==> flow/design.v <==
module FE_STAGE(
  input clk,
  input reset,
  input [1-1:0] from_DE_to_FE,
  input [(1 + 1 + 1 + 32 + 32 )-1:0] from_AGEX_to_FE,   
  input [4-1:0] from_MEM_to_FE,   
  input [4-1:0] from_WB_to_FE, 
  output [16-2-1:0] imem_addr,
  input  [32-1:0] imem_data,
  output[(32+32+32+4)-1:0] FE_latch_out
);
  reg [(32+32+32+4)-1:0] FE_latch;   
  reg [32-1:0] PC_FE_latch;  
  wire [32-1:0] inst_FE;   
  wire [32-1:0] pcplus_FE;   
  wire stall_pipe;  
  wire [(32+32+32+4)-1:0] FE_latch_contents; 
  wire from_AGEX_is_br;
  wire from_AGEX_is_jmp;
  wire from_AGEX_br_cond;
  wire [32-1:0] from_AGEX_br_target;
  wire [32-1:0] from_AGEX_jmp_target;
  reg after_branch;  
  wire busy_stall;
  assign imem_addr = PC_FE_latch[16-1:2];
  assign inst_FE = imem_data;
  assign FE_latch_out = FE_latch;
  assign pcplus_FE = PC_FE_latch + 32'd4;
  assign FE_latch_contents = { 
                                inst_FE,
                                PC_FE_latch, 
                                pcplus_FE,
                                4'b1111  
                                };
   assign  {
                              from_AGEX_is_br,
                              from_AGEX_is_jmp,
                              from_AGEX_br_cond,
                              from_AGEX_br_target,
                              from_AGEX_jmp_target
                              } = from_AGEX_to_FE; 
   assign {
            busy_stall
            } = from_DE_to_FE;
  assign stall_pipe = after_branch;
  always @ (posedge clk or posedge reset) begin
    if(reset) begin
      PC_FE_latch <= 32'h100;
      after_branch <= 0;
      end
    else if(!stall_pipe) begin
            if (((inst_FE[31:28] == 4'b0010) || (inst_FE[31:28] == 4'b0011)) && !busy_stall)  
                after_branch <= 1;
            if (!busy_stall)
                PC_FE_latch <= pcplus_FE;  
            else
                PC_FE_latch <= PC_FE_latch;  
         end
    else if ((from_AGEX_is_br || from_AGEX_is_jmp)) begin
        if (from_AGEX_is_jmp) begin
            PC_FE_latch <= from_AGEX_jmp_target;
            after_branch <= 0; 
        end   
        else if (from_AGEX_br_cond) begin
            PC_FE_latch <= from_AGEX_br_target;
            after_branch <= 0;  
            end
        else
            PC_FE_latch <= PC_FE_latch;
            if (inst_FE[31:28] == 4'b0010)
                after_branch <= 1;
            else
                after_branch <= 0;  
        end
      else
        PC_FE_latch <= PC_FE_latch;
  end
  always @ (posedge clk or posedge reset) begin
    if(reset) 
        begin 
        FE_latch <= {(32+32+32+4){1'b0}}; 
        end 
     else    
        begin
            if (stall_pipe && !busy_stall && !(inst_FE[31:28] == 4'b0010))
                FE_latch <= {(32+32+32+4){1'b0}};  
            else if (!busy_stall)
                FE_latch <= FE_latch_contents; 
        end  
  end
endmodule
module DE_STAGE(
  input clk,
  input reset,
  input [(32+32+32+4)-1:0] from_FE_latch,
  input [(1 + 1 + 1 + 32 + 32 )-1:0] from_AGEX_to_DE,  
  input [4-1:0] from_MEM_to_DE,     
  input [(1 + 1 + 4 + 32 + 32)-1:0] from_WB_to_DE,  
  output [1-1:0] from_DE_to_FE,   
  output[(32+32+32+6+8+32+32+32 + 1 + 1 + 1 + 1 + 1+ 4 + 8 + 4)-1:0] DE_latch_out
);
  reg [(32+32+32+6+8+32+32+32 + 1 + 1 + 1 + 1 + 1+ 4 + 8 + 4)-1:0] DE_latch;
  reg [32-1:0] regs [(1 << 4)-1:0];
  reg [32-1:0] bb_table;  
  wire [32-1:0] inst_DE; 
  wire [32-1:0] inst_logic;
  wire clear_bubble_reg;
  wire [32-1:0] PC_DE;
  wire [32-1:0] pcplus_DE; 
  wire [6-1:0] op1_DE;
  wire [8-1:0] op2_DE;
  wire [16-1:0] imm_DE;
  wire [4-1:0] rd_DE;
  wire [4-1:0] rs_DE;
  wire [4-1:0] rt_DE;
  wire signed [32-1:0] regval1_DE;
  wire signed [32-1:0] regval2_DE;
  wire signed [32-1:0] sxt_imm_DE;
  wire is_br_DE;
  wire is_jmp_DE;
  wire writes_rt;
  wire rd_mem_DE;
  wire wr_mem_DE;
  wire wr_reg_DE;
  wire [4-1:0] wregno_DE;
  reg [32-1:0] prev_inst;
  reg should_bubble;
  wire busy_stall;
  reg [4-1:0] prev_write;
  reg prev_wr_reg_DE;
  wire[(32+32+32+6+8+32+32+32 + 1 + 1 + 1 + 1 + 1+ 4 + 8 + 4)-1:0] DE_latch_contents; 
  wire[4-1:0] bus_canary_DE; 
  wire from_WB_write;
  wire from_WB_readmem;
  wire [4-1:0] from_WB_regno;
  wire [32-1:0] from_WB_memval;
  wire [32-1:0] from_WB_aluval;
  wire from_AGEX_is_br;
  wire from_AGEX_is_jmp;
  wire from_AGEX_br_cond;
  wire [32-1:0] from_AGEX_br_target;
  wire [32-1:0] from_AGEX_jmp_target;
  assign op1_DE = inst_DE[31:26];   
  assign op2_DE = inst_DE[25:18];
  assign imm_DE = inst_DE[23:8];
  assign rd_DE = inst_DE[11:8];
  assign rs_DE = inst_DE[7:4];
  assign rt_DE = inst_DE[3:0];
  assign regval1_DE = regs[rs_DE];
  assign regval2_DE = regs[rt_DE];
  assign writes_rt = ((op1_DE == 6'b010010) || (inst_DE[31] == 1'b1) || (is_jmp_DE));
  assign is_br_DE = (inst_DE[31:28] == 4'b0010);
  assign is_jmp_DE = (inst_DE[31:28] == 4'b0011);
  assign rd_mem_DE = (op1_DE == 6'b010010);  
  assign wr_reg_DE = (writes_rt || (op1_DE == 6'b000000));
  assign wr_mem_DE = (op1_DE == 6'b011010);  
  assign wregno_DE = (writes_rt) ? rt_DE : rd_DE;
  assign DE_latch_out = DE_latch; 
  SXT mysxt (.IN(imm_DE), .OUT(sxt_imm_DE));
  assign {
            inst_DE,
            PC_DE, 
            pcplus_DE,
            bus_canary_DE 
            }  = from_FE_latch;   
  assign {
    from_WB_write,  
    from_WB_readmem,  
    from_WB_regno,  
    from_WB_memval,  
    from_WB_aluval   
  } = from_WB_to_DE;
  assign {
    from_AGEX_is_br,
    from_AGEX_is_jmp,
    from_AGEX_br_cond,
    from_AGEX_br_target,
    from_AGEX_jmp_target
  } = from_AGEX_to_DE;
  assign from_DE_to_FE = {busy_stall};
  wire busy_rs;
  wire busy_rt;
  assign busy_rs = bb_table[rs_DE];
  assign busy_rt = bb_table[rt_DE];
  assign busy_stall = 0;  
    assign DE_latch_contents = {
                                  inst_DE,                         
                                  PC_DE,
                                  pcplus_DE,
                                  op1_DE,
                                  op2_DE,
                                  regval1_DE,
                                  regval2_DE,
                                  sxt_imm_DE,
                                  is_br_DE,
                                  is_jmp_DE,
                                  rd_mem_DE,
                                  wr_mem_DE,
                                  wr_reg_DE,
                                  wregno_DE,
                                  rs_DE,
                                  rt_DE,
                                   bus_canary_DE 
                                  }; 
  always @ (negedge clk or posedge reset) begin
    if(reset) begin
	  	regs[0] <= {32{1'b0}};
	  	regs[1] <= {32{1'b0}};
	   	regs[2] <= {32{1'b0}};
		  regs[3] <= {32{1'b0}};
	  	regs[4] <= {32{1'b0}};
		  regs[5] <= {32{1'b0}};
		  regs[6] <= {32{1'b0}};
		  regs[7] <= {32{1'b0}};
		  regs[8] <= {32{1'b0}};
		  regs[9] <= {32{1'b0}};
		  regs[10] <= {32{1'b0}};
		  regs[11] <= {32{1'b0}};
		  regs[12] <= {32{1'b0}};
		  regs[13] <= {32{1'b0}};
		  regs[14] <= {32{1'b0}};
		  regs[15] <= {32{1'b0}}; 
		  bb_table <= 0;
     end else begin
        if (from_WB_write) begin
            regs[from_WB_regno] <= (from_WB_readmem) ? from_WB_memval : from_WB_aluval;
            bb_table[from_WB_regno] <= 0;  
        end
        if (prev_wr_reg_DE)
            bb_table[prev_write] <= 1;   
     end
  end
  always @ (posedge clk or posedge reset) begin
    if(reset) begin
      DE_latch <= {(32+32+32+6+8+32+32+32 + 1 + 1 + 1 + 1 + 1+ 4 + 8 + 4){1'b0}};
      should_bubble <= 0;
      prev_write <= 0;
      prev_wr_reg_DE <= 0;
      end
     else begin
     if (busy_stall || should_bubble)
        DE_latch <= {(32+32+32+6+8+32+32+32 + 1 + 1 + 1 + 1 + 1+ 4 + 8 + 4){1'b0}};
     else
        DE_latch <= DE_latch_contents;
      if (!busy_stall) begin
        prev_wr_reg_DE <= wr_reg_DE;
        if (wr_reg_DE)                                        
            prev_write <= wregno_DE;
        end
      else begin
        prev_wr_reg_DE <= 0;
        prev_write <= 0;
        end
      if ((!should_bubble) && (!busy_stall))       
        should_bubble <= (is_br_DE || is_jmp_DE);
      else if ((from_AGEX_is_br || from_AGEX_is_jmp))
        should_bubble <= 0;
     end
  end
endmodule
module SXT(IN, OUT);
  parameter IBITS = 16;
  parameter OBITS = 32;
  input  [IBITS-1:0] IN;
  output [OBITS-1:0] OUT;
  assign OUT = {{(OBITS-IBITS){IN[IBITS-1]}}, IN};
endmodule
module AGEX_STAGE(
  input clk,
  input reset,
  input [4 + 1 + 32-1:0] from_MEM_to_AGEX,    
  input [4 + 1 + 32-1:0] from_WB_to_AGEX,   
  input [(32+32+32+6+8+32+32+32 + 1 + 1 + 1 + 1 + 1+ 4 + 8 + 4)-1:0] from_DE_latch,
  output[(32+32+32 + 32 + 1 + 1 + 1 + 4 + 4)-1:0] AGEX_latch_out,
  output[(1 + 1 + 1 + 32 + 32 )-1:0] from_AGEX_to_FE,
  output[(1 + 1 + 1 + 32 + 32 )-1:0] from_AGEX_to_DE
);
  reg [(32+32+32 + 32 + 1 + 1 + 1 + 4 + 4)-1:0] AGEX_latch; 
  assign AGEX_latch_out = AGEX_latch;
  wire[(32+32+32 + 32 + 1 + 1 + 1 + 4 + 4)-1:0] AGEX_latch_contents; 
  wire [32-1:0]inst_AGEX; 
  wire [32-1:0]PC_AGEX;
  wire [32-1:0]pcplus_AGEX; 
  wire [6-1:0] op1_AGEX;
  wire [8-1:0] op2_AGEX;
  wire [16-1:0] imm_AGEX;
  wire signed [32-1:0] regval1_AGEX;
  wire signed [32-1:0] regval2_AGEX;
  wire signed [32-1:0] sxt_imm_AGEX;
  wire signed [32-1:0] raw1;
  wire signed [32-1:0] raw2;
  wire forward_check1EX;
  wire forward_check2EX;
  wire forward_check1MEM;
  wire forward_check2MEM;
  wire [3:0] ex_dest;
  wire ex_write;
  wire [32-1:0] alu_forward; 
  wire [3:0] memwb_dest;
  wire memwb_write;
  wire [32-1:0] wb_forward;
  wire is_br_AGEX;
  wire is_jmp_AGEX;
  wire rd_mem_AGEX;
  wire wr_mem_AGEX;
  wire wr_reg_AGEX;
  wire [4-1:0] wregno_AGEX;
  reg br_cond_AGEX;
  reg [32-1:0] aluout_AGEX; 
  wire[32-1:0] pctarget_AGEX;
  wire[32-1:0] pctarget_AGEX_JMP; 
  wire[3:0] incoming_reg1;
  wire[3:0] incoming_reg2;
  wire[4-1:0] bus_canary_AGEX; 
  always @ (op1_AGEX or regval1_AGEX or regval2_AGEX) begin
    case (op1_AGEX)
      6'b001000 : br_cond_AGEX = (regval1_AGEX == regval2_AGEX);
      6'b001001 : br_cond_AGEX = (regval1_AGEX < regval2_AGEX);
      6'b001010 : br_cond_AGEX = (regval1_AGEX <= regval2_AGEX);
      6'b001011 : br_cond_AGEX = (regval1_AGEX != regval2_AGEX);
      default : br_cond_AGEX = 1'b0;
    endcase
  end
  always @ (op1_AGEX or op2_AGEX or regval1_AGEX or regval2_AGEX or sxt_imm_AGEX) begin
    if(op1_AGEX == 6'b000000)
      case (op2_AGEX)
			8'b00001000	 : aluout_AGEX = {31'b0, regval1_AGEX == regval2_AGEX};
			8'b00001001	 : aluout_AGEX = {31'b0, regval1_AGEX < regval2_AGEX};
		    8'b00001010  : aluout_AGEX = {31'b0, regval1_AGEX <= regval2_AGEX};
		    8'b00001011  : aluout_AGEX = {31'b0, regval1_AGEX != regval2_AGEX};
		    8'b00100000  : aluout_AGEX = (regval1_AGEX + regval2_AGEX);
		    8'b00100100  : aluout_AGEX = (regval1_AGEX & regval2_AGEX);
		    8'b00100101  : aluout_AGEX = (regval1_AGEX | regval2_AGEX);
		    8'b00100110  : aluout_AGEX = (regval1_AGEX ^ regval2_AGEX);
		    8'b00101000  : aluout_AGEX = (regval1_AGEX - regval2_AGEX);
		    8'b00101100  : aluout_AGEX = (~(regval1_AGEX & regval2_AGEX));
		    8'b00101101  : aluout_AGEX = (~(regval1_AGEX | regval2_AGEX));
		    8'b00101110  : aluout_AGEX = (~(regval1_AGEX ^ regval2_AGEX));
		    8'b00110000  : aluout_AGEX = (regval1_AGEX >> regval2_AGEX);
		    8'b00110001  : aluout_AGEX = (regval1_AGEX << regval2_AGEX);
			default	 : aluout_AGEX = {32{1'b0}};
		endcase
	 else if(op1_AGEX == 6'b010010 || op1_AGEX == 6'b011010 || op1_AGEX == 6'b100000)
		aluout_AGEX = regval1_AGEX + sxt_imm_AGEX;
	 else if(op1_AGEX == 6'b100100)
		aluout_AGEX = regval1_AGEX & sxt_imm_AGEX;
	 else if(op1_AGEX == 6'b100101)
		aluout_AGEX = regval1_AGEX | sxt_imm_AGEX;
	 else if(op1_AGEX == 6'b100110)
		aluout_AGEX = regval1_AGEX ^ sxt_imm_AGEX;
     else if(op1_AGEX == 6'b001100)
        aluout_AGEX = PC_AGEX + 4;  
	 else
		aluout_AGEX = {32{1'b0}};
	 end
    assign pctarget_AGEX = PC_AGEX + 4 + 4 * sxt_imm_AGEX;
    assign pctarget_AGEX_JMP = regval1_AGEX + 4 * sxt_imm_AGEX;
    assign {
      ex_dest,
      ex_write,
      alu_forward
    } = from_MEM_to_AGEX;
    assign {
      memwb_dest,
      memwb_write,
      wb_forward
    } = from_WB_to_AGEX;
    wire[4-1:0] in_destex;
    wire[4-1:0] raw_destex;
    assign in_destex = raw_destex;
    wire forward_checkDESTEX;
    assign forward_check1EX = ((incoming_reg1 == ex_dest) & ex_write);
    assign forward_check2EX = ((incoming_reg2 == ex_dest) & ex_write);
    assign forward_checkDESTEX = (((in_destex == ex_dest) & ex_write) & (op1_AGEX == 6'b010010 || op1_AGEX == 6'b011010 || op1_AGEX == 6'b100000));
    assign forward_check1MEM = (memwb_write & (memwb_dest == incoming_reg1) & (~(ex_dest == incoming_reg1) || (ex_write == 0)));
    assign forward_check2MEM = (memwb_write & (memwb_dest == incoming_reg2) & (~(ex_dest == incoming_reg2) || (ex_write == 0)));
    assign forward_checkDESTMEM = ((memwb_write & (memwb_dest == in_destex) & (~(ex_dest == in_destex) || (ex_write == 0))) & (op1_AGEX == 6'b010010 || op1_AGEX == 6'b011010 || op1_AGEX == 6'b100000));
    assign regval1_AGEX = forward_check1EX ? alu_forward : (forward_check1MEM ? wb_forward : raw1);
    assign regval2_AGEX = forward_check2EX ? alu_forward : (forward_check2MEM ? wb_forward : raw2);
    assign wregno_AGEX = in_destex;
    assign  {
                                  inst_AGEX,
                                  PC_AGEX,
                                  pcplus_AGEX,
                                  op1_AGEX,
                                  op2_AGEX,
                                  raw1,
                                  raw2,
                                  sxt_imm_AGEX,                                
                                  is_br_AGEX,
                                  is_jmp_AGEX,
                                  rd_mem_AGEX,
                                  wr_mem_AGEX,
                                  wr_reg_AGEX,
                                  raw_destex,
                                  incoming_reg1,
                                  incoming_reg2,
                                  bus_canary_AGEX
                                  } = from_DE_latch; 
  assign AGEX_latch_contents = {
                                inst_AGEX,
                                PC_AGEX,
                                aluout_AGEX,
                                regval2_AGEX,
                                rd_mem_AGEX,
                                wr_mem_AGEX,
                                wr_reg_AGEX,
                                wregno_AGEX,
                                bus_canary_AGEX     
                                 }; 
  assign from_AGEX_to_FE = {
                                is_br_AGEX,  
                                is_jmp_AGEX,  
                                br_cond_AGEX,  
                                pctarget_AGEX,  
                                pctarget_AGEX_JMP  
                                 }; 
  assign from_AGEX_to_DE = {
                                is_br_AGEX,  
                                is_jmp_AGEX,  
                                br_cond_AGEX,  
                                pctarget_AGEX,  
                                pctarget_AGEX_JMP  
                                 };
  always @ (posedge clk or posedge reset) begin
    if(reset) begin
      AGEX_latch <= {(32+32+32 + 32 + 1 + 1 + 1 + 4 + 4){1'b0}};
        end 
    else 
        begin
            AGEX_latch <= AGEX_latch_contents ;
        end 
  end
endmodule
module MEM_STAGE(
  input clk,
  input reset,
  input  [3:0] KEY,
  output [16-2-1:0] dmem_addr,
  output [32-1:0] dmem_wdata,
  output dmem_we,
  output dmem_re,
  input  [32-1:0] dmem_rdata,
  input [4-1:0] from_WB_to_MEM,  
  input [(32+32+32 + 32 + 1 + 1 + 1 + 4 + 4)-1:0] from_AGEX_latch, 
  output[(32+32+32 +32 + 32 + 1 + 1 + 4 + 1 + 32 + 32 + 4)-1:0] MEM_latch_out,
  output[4-1:0] from_MEM_to_FE,
  output[4-1:0] from_MEM_to_DE,
  output[4 + 1 + 32-1:0] from_MEM_to_AGEX
);
  reg [(32+32+32 +32 + 32 + 1 + 1 + 4 + 1 + 32 + 32 + 4)-1:0] MEM_latch; 
  wire[(32+32+32 +32 + 32 + 1 + 1 + 4 + 1 + 32 + 32 + 4)-1:0] MEM_latch_contents; 
  wire [32-1:0] rd_val_MEM; 
  wire [32-1:0] memaddr_MEM; 
  wire [32-1:0] inst_MEM; 
  wire [32-1:0] PC_MEM;
  wire [32-1:0] aluout_MEM; 
  wire [32-1:0] regval2_MEM;
  wire rd_mem_MEM;
  wire wr_mem_MEM;
  wire wr_reg_MEM;
  wire [4-1:0] wregno_MEM;
  wire [32-1:0 ] regval_MEM;  
   wire [4-1:0] bus_canary_MEM;
  assign rd_val_MEM = (memaddr_MEM == 32'hFFFFF080) ? {{(32-4){1'b0}}, ~KEY} :
  								dmem_rdata;
  assign dmem_addr = memaddr_MEM[16-1:2];
  assign dmem_wdata = regval2_MEM;
  assign dmem_we = wr_mem_MEM;
  assign dmem_re = rd_mem_MEM;
   assign MEM_latch_out = MEM_latch; 
   assign memaddr_MEM = aluout_MEM;
   assign regval_MEM = 0;
   assign {
                                inst_MEM,
                                PC_MEM,
                                aluout_MEM,
                                regval2_MEM,
                                rd_mem_MEM,
                                wr_mem_MEM,
                                wr_reg_MEM,
                                wregno_MEM,
                                 bus_canary_MEM
                                 } = from_AGEX_latch;  
   assign MEM_latch_contents = {
                                inst_MEM,
                                PC_MEM,
                                memaddr_MEM,
                                regval_MEM,
                                regval2_MEM, 
                                wr_mem_MEM,
                                wr_reg_MEM,
                                wregno_MEM,
                                rd_mem_MEM,  
                                rd_val_MEM,  
                                aluout_MEM,  
                              bus_canary_MEM                   
   };
   assign from_MEM_to_AGEX = {
                                wregno_MEM,
                                wr_reg_MEM,
                                aluout_MEM
   };
  always @ (posedge clk or posedge reset) begin
    if(reset) begin
        MEM_latch <= {(32+32+32 +32 + 32 + 1 + 1 + 4 + 1 + 32 + 32 + 4){1'b0}}; 
    end
    else 
     begin 
        MEM_latch <= MEM_latch_contents;
     end 
  end
endmodule
module WB_STAGE(
  input clk,
  input reset,  
  input [(32+32+32 +32 + 32 + 1 + 1 + 4 + 1 + 32 + 32 + 4)-1:0] from_MEM_latch,
  output[4-1:0] from_WB_to_FE,
  output[(1 + 1 + 4 + 32 + 32)-1:0] from_WB_to_DE,  
  output[4 + 1 + 32-1:0] from_WB_to_AGEX,
  output[4-1:0] from_WB_to_MEM,
  output [6:0] HEX0,
  output [6:0] HEX1, 
  output [9:0] LEDR 
);
  wire [32-1:0]inst_WB; 
  wire [32-1:0]PC_WB;
  wire [32-1:0] memaddr_WB; 
  wire [32-1:0] regval_WB; 
  wire [32-1:0] regval2_WB;
  wire wr_mem_WB;
  wire wr_reg_WB;
  wire [4-1:0] wregno_WB;
  wire [4-1:0] bus_canary_WB;
  reg [23:0] HEX_out; 
  reg [9:0] LEDR_out; 
  wire rd_mem_WB;
  wire [32-1:0] rd_val_WB;
  wire [32-1:0] aluout_WB;
 always @ (posedge clk or posedge reset) begin
    if(reset)
	   HEX_out <= 24'hFEDEAD;
	 else if(wr_mem_WB && (memaddr_WB == 32'hFFFFF000))
      HEX_out <= regval2_WB[24-1:0];
  end
  assign HEX0 = HEX_out[3:0];  
  assign HEX1 = HEX_out[7:4];
   assign {
                                inst_WB,                        
                                PC_WB,
                                memaddr_WB,
                                regval_WB,
                                regval2_WB,
                                wr_mem_WB,
                                wr_reg_WB,
                                wregno_WB,
                                rd_mem_WB,
                                rd_val_WB, 
                                aluout_WB, 
                                 bus_canary_WB 
                                 } = from_MEM_latch; 
   assign from_WB_to_DE = {
                                wr_reg_WB,  
                                rd_mem_WB,  
                                wregno_WB,  
                                rd_val_WB,  
                                aluout_WB   
   };
   assign from_WB_to_AGEX = {
                                wregno_WB,
                                wr_reg_WB,
                                aluout_WB
   };
   always @ (posedge clk or posedge reset) begin
    if(reset)
	   LEDR_out <= 0;
	 else if(wr_mem_WB && (memaddr_WB == 32'hFFFFF020))
      LEDR_out <= regval2_WB[10-1:0];
  end
  assign LEDR = LEDR_out;
endmodule 
module project3_frame(
  input        CLOCK_50,
  input        RESET_N,
  input  [3:0] KEY,
  output [6:0] HEX0,
  output [6:0] HEX1,
  output [9:0] LEDR,
  output [16-2-1:0] imem_addr,
  input  [32-1:0] imem_data,
  output [16-2-1:0] dmem_addr,
  output [32-1:0] dmem_wdata,
  output dmem_we,
  output dmem_re,
  input  [32-1:0] dmem_rdata
);
 wire clk;
 wire reset; 
  assign clk = CLOCK_50;
  assign reset = !RESET_N;
  wire [(32+32+32+4)-1:0] FE_latch_out; 
  wire [(32+32+32+6+8+32+32+32 + 1 + 1 + 1 + 1 + 1+ 4 + 8 + 4)-1:0] DE_latch_out; 
  wire [(32+32+32 + 32 + 1 + 1 + 1 + 4 + 4)-1:0] AGEX_latch_out; 
  wire [(32+32+32 +32 + 32 + 1 + 1 + 4 + 1 + 32 + 32 + 4)-1:0] MEM_latch_out;
  wire [1-1:0] from_DE_to_FE;
  wire [(1 + 1 + 1 + 32 + 32 )-1:0] from_AGEX_to_FE;
  wire [4-1:0] from_MEM_to_FE;
  wire [4-1:0] from_WB_to_FE;
  wire [(1 + 1 + 1 + 32 + 32 )-1:0] from_AGEX_to_DE;
  wire [4-1:0] from_MEM_to_DE;
  wire [(1 + 1 + 4 + 32 + 32)-1:0] from_WB_to_DE;
  wire [4 + 1 + 32-1:0] from_MEM_to_AGEX;
  wire [4 + 1 + 32-1:0] from_WB_to_AGEX;
  wire [4-1:0] from_WB_to_MEM;
FE_STAGE my_FE_stage(
    .clk(clk), 
    .reset(reset), 
    .from_DE_to_FE(from_DE_to_FE),
    .from_AGEX_to_FE(from_AGEX_to_FE),
    .from_MEM_to_FE(from_MEM_to_FE),
    .from_WB_to_FE(from_WB_to_FE),
    .imem_addr(imem_addr),
    .imem_data(imem_data),
    .FE_latch_out(FE_latch_out)); 
DE_STAGE my_DE_stage(
  .clk(clk),
  .reset(reset),
  .from_FE_latch(FE_latch_out),
  .from_AGEX_to_DE(from_AGEX_to_DE),  
  .from_MEM_to_DE(from_MEM_to_DE),     
  .from_WB_to_DE(from_WB_to_DE), 
  .from_DE_to_FE(from_DE_to_FE),   
  .DE_latch_out(DE_latch_out)
);
AGEX_STAGE my_AGEX_stage(
  .clk(clk),
  .reset(reset),
  .from_MEM_to_AGEX(from_MEM_to_AGEX),    
  .from_WB_to_AGEX(from_WB_to_AGEX),   
  .from_DE_latch(DE_latch_out),
  .AGEX_latch_out(AGEX_latch_out),
  .from_AGEX_to_FE(from_AGEX_to_FE),
  .from_AGEX_to_DE(from_AGEX_to_DE)
);
MEM_STAGE my_MEM_stage(
  .clk(clk),
  .reset(reset),
  .KEY(KEY),
  .dmem_addr(dmem_addr),
  .dmem_wdata(dmem_wdata),
  .dmem_we(dmem_we),
  .dmem_re(dmem_re),
  .dmem_rdata(dmem_rdata),
  .from_WB_to_MEM(from_WB_to_MEM),  
  .from_AGEX_latch(AGEX_latch_out), 
  .MEM_latch_out(MEM_latch_out),
  .from_MEM_to_FE(from_MEM_to_FE),
  .from_MEM_to_DE(from_MEM_to_DE),
  .from_MEM_to_AGEX(from_MEM_to_AGEX)
);     
WB_STAGE my_WB_stage(
  .clk(clk),
  .reset(reset),  
  .from_MEM_latch(MEM_latch_out),
  .from_WB_to_FE(from_WB_to_FE),
  .from_WB_to_DE(from_WB_to_DE),  
  .from_WB_to_AGEX(from_WB_to_AGEX),
  .from_WB_to_MEM(from_WB_to_MEM),
  .HEX0(HEX0),
  .HEX1(HEX1), 
  .LEDR(LEDR) 
);
endmodule
* From RTL to reports: project3_frame *
Tool output for the design above, in the order of the flow.
Lines are those of the file above, counted from 1.
Cell names lack the library's common part.
The mark -- stands for no value.

design
  top module = project3_frame
  clock input = CLOCK_50
  standard-cell library = sky130hd
  corner = tt_025C_1v80

* Elaborated design *
Yosys after proc, flatten, opt, wreduce and memory -nomap, before mapping. Print and check cells are not counted.

word-level totals
  input port bits = 70
  register bits = 1073
  output and inout port bits = 86
  elaborated cells = 209

cells by class
  magnitude comparators = 2
  reductions and logical operators = 36
  bitwise operators = 19
  shift-type cells = 2
  muxes and demuxes = 29
  eq/ne operators = 89
  $add $sub $neg = 7

operators by type and width
  kind                                                                    count
  32-bit case mux with 16-bit select                                      2
  32-bit two-way mux                                                      16
  32-bit case mux with 14-bit select                                      1
  195-bit two-way mux                                                     1
  32-bit adder                                                            4
  100-bit two-way mux                                                     1
  32-bit equality test (second input constant)                            3
  32-bit NOT                                                              3
  4-bit equality test (second input constant)                             24
  8-bit by 6-bit equality test with 1-bit output (second input constant)  10
  32-bit by 3-bit adder with 32-bit output (second input constant)        2
  32-bit AND                                                              2
  32-bit OR                                                               2
  32-bit bitwise XOR                                                      2
  4-bit by 3-bit equality test with 1-bit output (second input constant)  12
  4-bit by 2-bit equality test with 1-bit output (second input constant)  10
  2-bit AND reduction                                                     17
  32-bit subtractor                                                       1
  32-bit <= comparator                                                    1
  32-bit < comparator                                                     1
  32-bit equality test                                                    1
  32-bit inequality test                                                  1
  32-bit by 32-bit left shift with 32-bit output                          1
  32-bit by 32-bit >> shifter with 32-bit output                          1
  8-bit by 4-bit equality test with 1-bit output (second input constant)  4
  6-bit by 4-bit equality test with 1-bit output (second input constant)  5
  4-bit equality test                                                     6
  6-bit by 5-bit equality test with 1-bit output (second input constant)  4

Not listed: further kinds 15, cells in them 46.

* Logic depth *
Yosys ltp: most cells in a row. Word level: on the elaborated netlist, between registers, memories and ports. Mapped: between sequential cells and ports; inverters and the memories' decode and read muxes count.

depth
  depth after elaboration = 12
  ABC_AREA = 0
  depth in mapped cells = 24
  gate-level depth less buffers = 19

* Mapped cells and area *
Source: synth_stat.txt of the flow (Yosys; design flattened, memories mapped). It holds for the ABC_AREA given above (unset counts as 0); a run with the other value may have another netlist.

cells by type
  type      count  area in all (um^2)
  dfrtn_1   512    1.28E+04
  dfrtp_1   399    9.98E+03
  a21oi_1   621    3.11E+03
  a22oi_1   365    2.74E+03
  nor2_1    718    2.7E+03
  ha_1      206    2.58E+03
  mux2i_1   242    2.42E+03
  o21ai_0   388    1.94E+03
  nand2_1   449    1.69E+03
  clkbuf_1  396    1.49E+03
  xnor2_1   149    1.31E+03
  nand4_1   159    994.704
  nor3_1    167    835.802
  and2_1    107    669.392
  a221oi_1  76     665.638
  xor2_1    74     648.122
  nand3_1   118    590.566
  inv_1     142    533.011

Other cell types: 70; their cells: 989.

mapped netlist
  buffer cells = 542
  chip area (Yosys) = 55061.6 um^2
  sequential part of the area = 22954.5 um^2
  mapped cells = 6277
  flip-flop cells = 917

The figures by module come from a second, unflattened synthesis with its own total; it is not the netlist above.

unflattened totals
  cells (unflattened synthesis) = 7566
  area (unflattened synthesis) = 68909.8 um^2

Rows give one instance, submodules left out.

by module
  module          seq. area (um^2)  instances  area (um^2)  cells
  DE_STAGE        17967.2           1          33134.3      3440
  AGEX_STAGE      3478.3            1          21825.9      2949
  FE_STAGE        3204.3            1          6178.4       593
  MEM_STAGE       4279.1            1          5804.3       380
  WB_STAGE        456.7             1          1722.9       171
  SXT             0.0               1          240.2        32
  project3_frame  0.0               1          3.8          1

Memo
Re: implementation data of project3_frame

Below are 4 stored runs of the flow (Yosys, OpenROAD; platform sky130hd) on project3_frame, each with its settings and what was measured, unordered. Constraints: input delay and output delay 20% of the set period each, output load 0.01 pF.
By "period achieved" is meant the clock period of the run minus its worst setup slack. This is arithmetic on one report: input and output delays are still those of the set period (20% each).
By "time of the worst setup path" is meant the share of the clock period that the worst setup path is allowed (20% is reserved at inputs, 20% at outputs), minus its slack. Clock arrival times at its registers enter into it.
"total power after layout": no workload was simulated; the value follows from the tool's default switching activity.
Among the settings, n/a means not set for that run.
Results: n/a = not shown.

name                                    stored run 1  stored run 2  stored run 3  stored run 4
CAP_MARGIN                              35            20            20            15
CELL_PAD_IN_SITES_GLOBAL_PLACEMENT      3             n/a           n/a           n/a
CORE_ASPECT_RATIO                       1.2           0.63          n/a           n/a
CORE_MARGIN                             7             7             2             2
CORE_UTILIZATION                        29            65            40            35
CTS_CLUSTER_DIAMETER                    370           122           n/a           342
CTS_CLUSTER_SIZE                        68            64            n/a           37
GPL_TIMING_DRIVEN                       0             n/a           n/a           0
HOLD_SLACK_MARGIN                       0.08          -0.03         n/a           0.13
MIN_ROUTING_LAYER                       met1          n/a           n/a           met1
SETUP_SLACK_MARGIN                      3.3           -0.76         3.3           n/a
SLEW_MARGIN                             30            20            20            40
TNS_END_PERCENT                         75            65            n/a           n/a
period_ns                               12.1          11.3          12.1          7.75
ABC_AREA                                n/a           1             n/a           1
MAX_ROUTING_LAYER                       n/a           met4          n/a           met5
PLACE_DENSITY_LB_ADDON                  n/a           n/a           n/a           0.09
chip area in the Yosys report (um^2)    55061.6       56928.3       55061.6       56928.3
total die area (um^2)                   202313.0      96285.0       140636.0      165893.0
standard-cell area after layout (um^2)  64027.7       59774.8       62143.4       62960.4
setup slack of the critical path (ns)   3.274         2.627         3.156         0.259
total negative setup slack (ns)         0.000         0.000         0.000         0.000
worst hold slack (ns)                   0.391         0.380         0.345         0.356
total power after layout (µW)           18340         18623         18548         29239
period achieved (ns)                    n/a           n/a           n/a           7.491
time of the worst setup path (ns)       n/a           n/a           n/a           7.49
worst setup path kind                   n/a           n/a           n/a           reg2reg
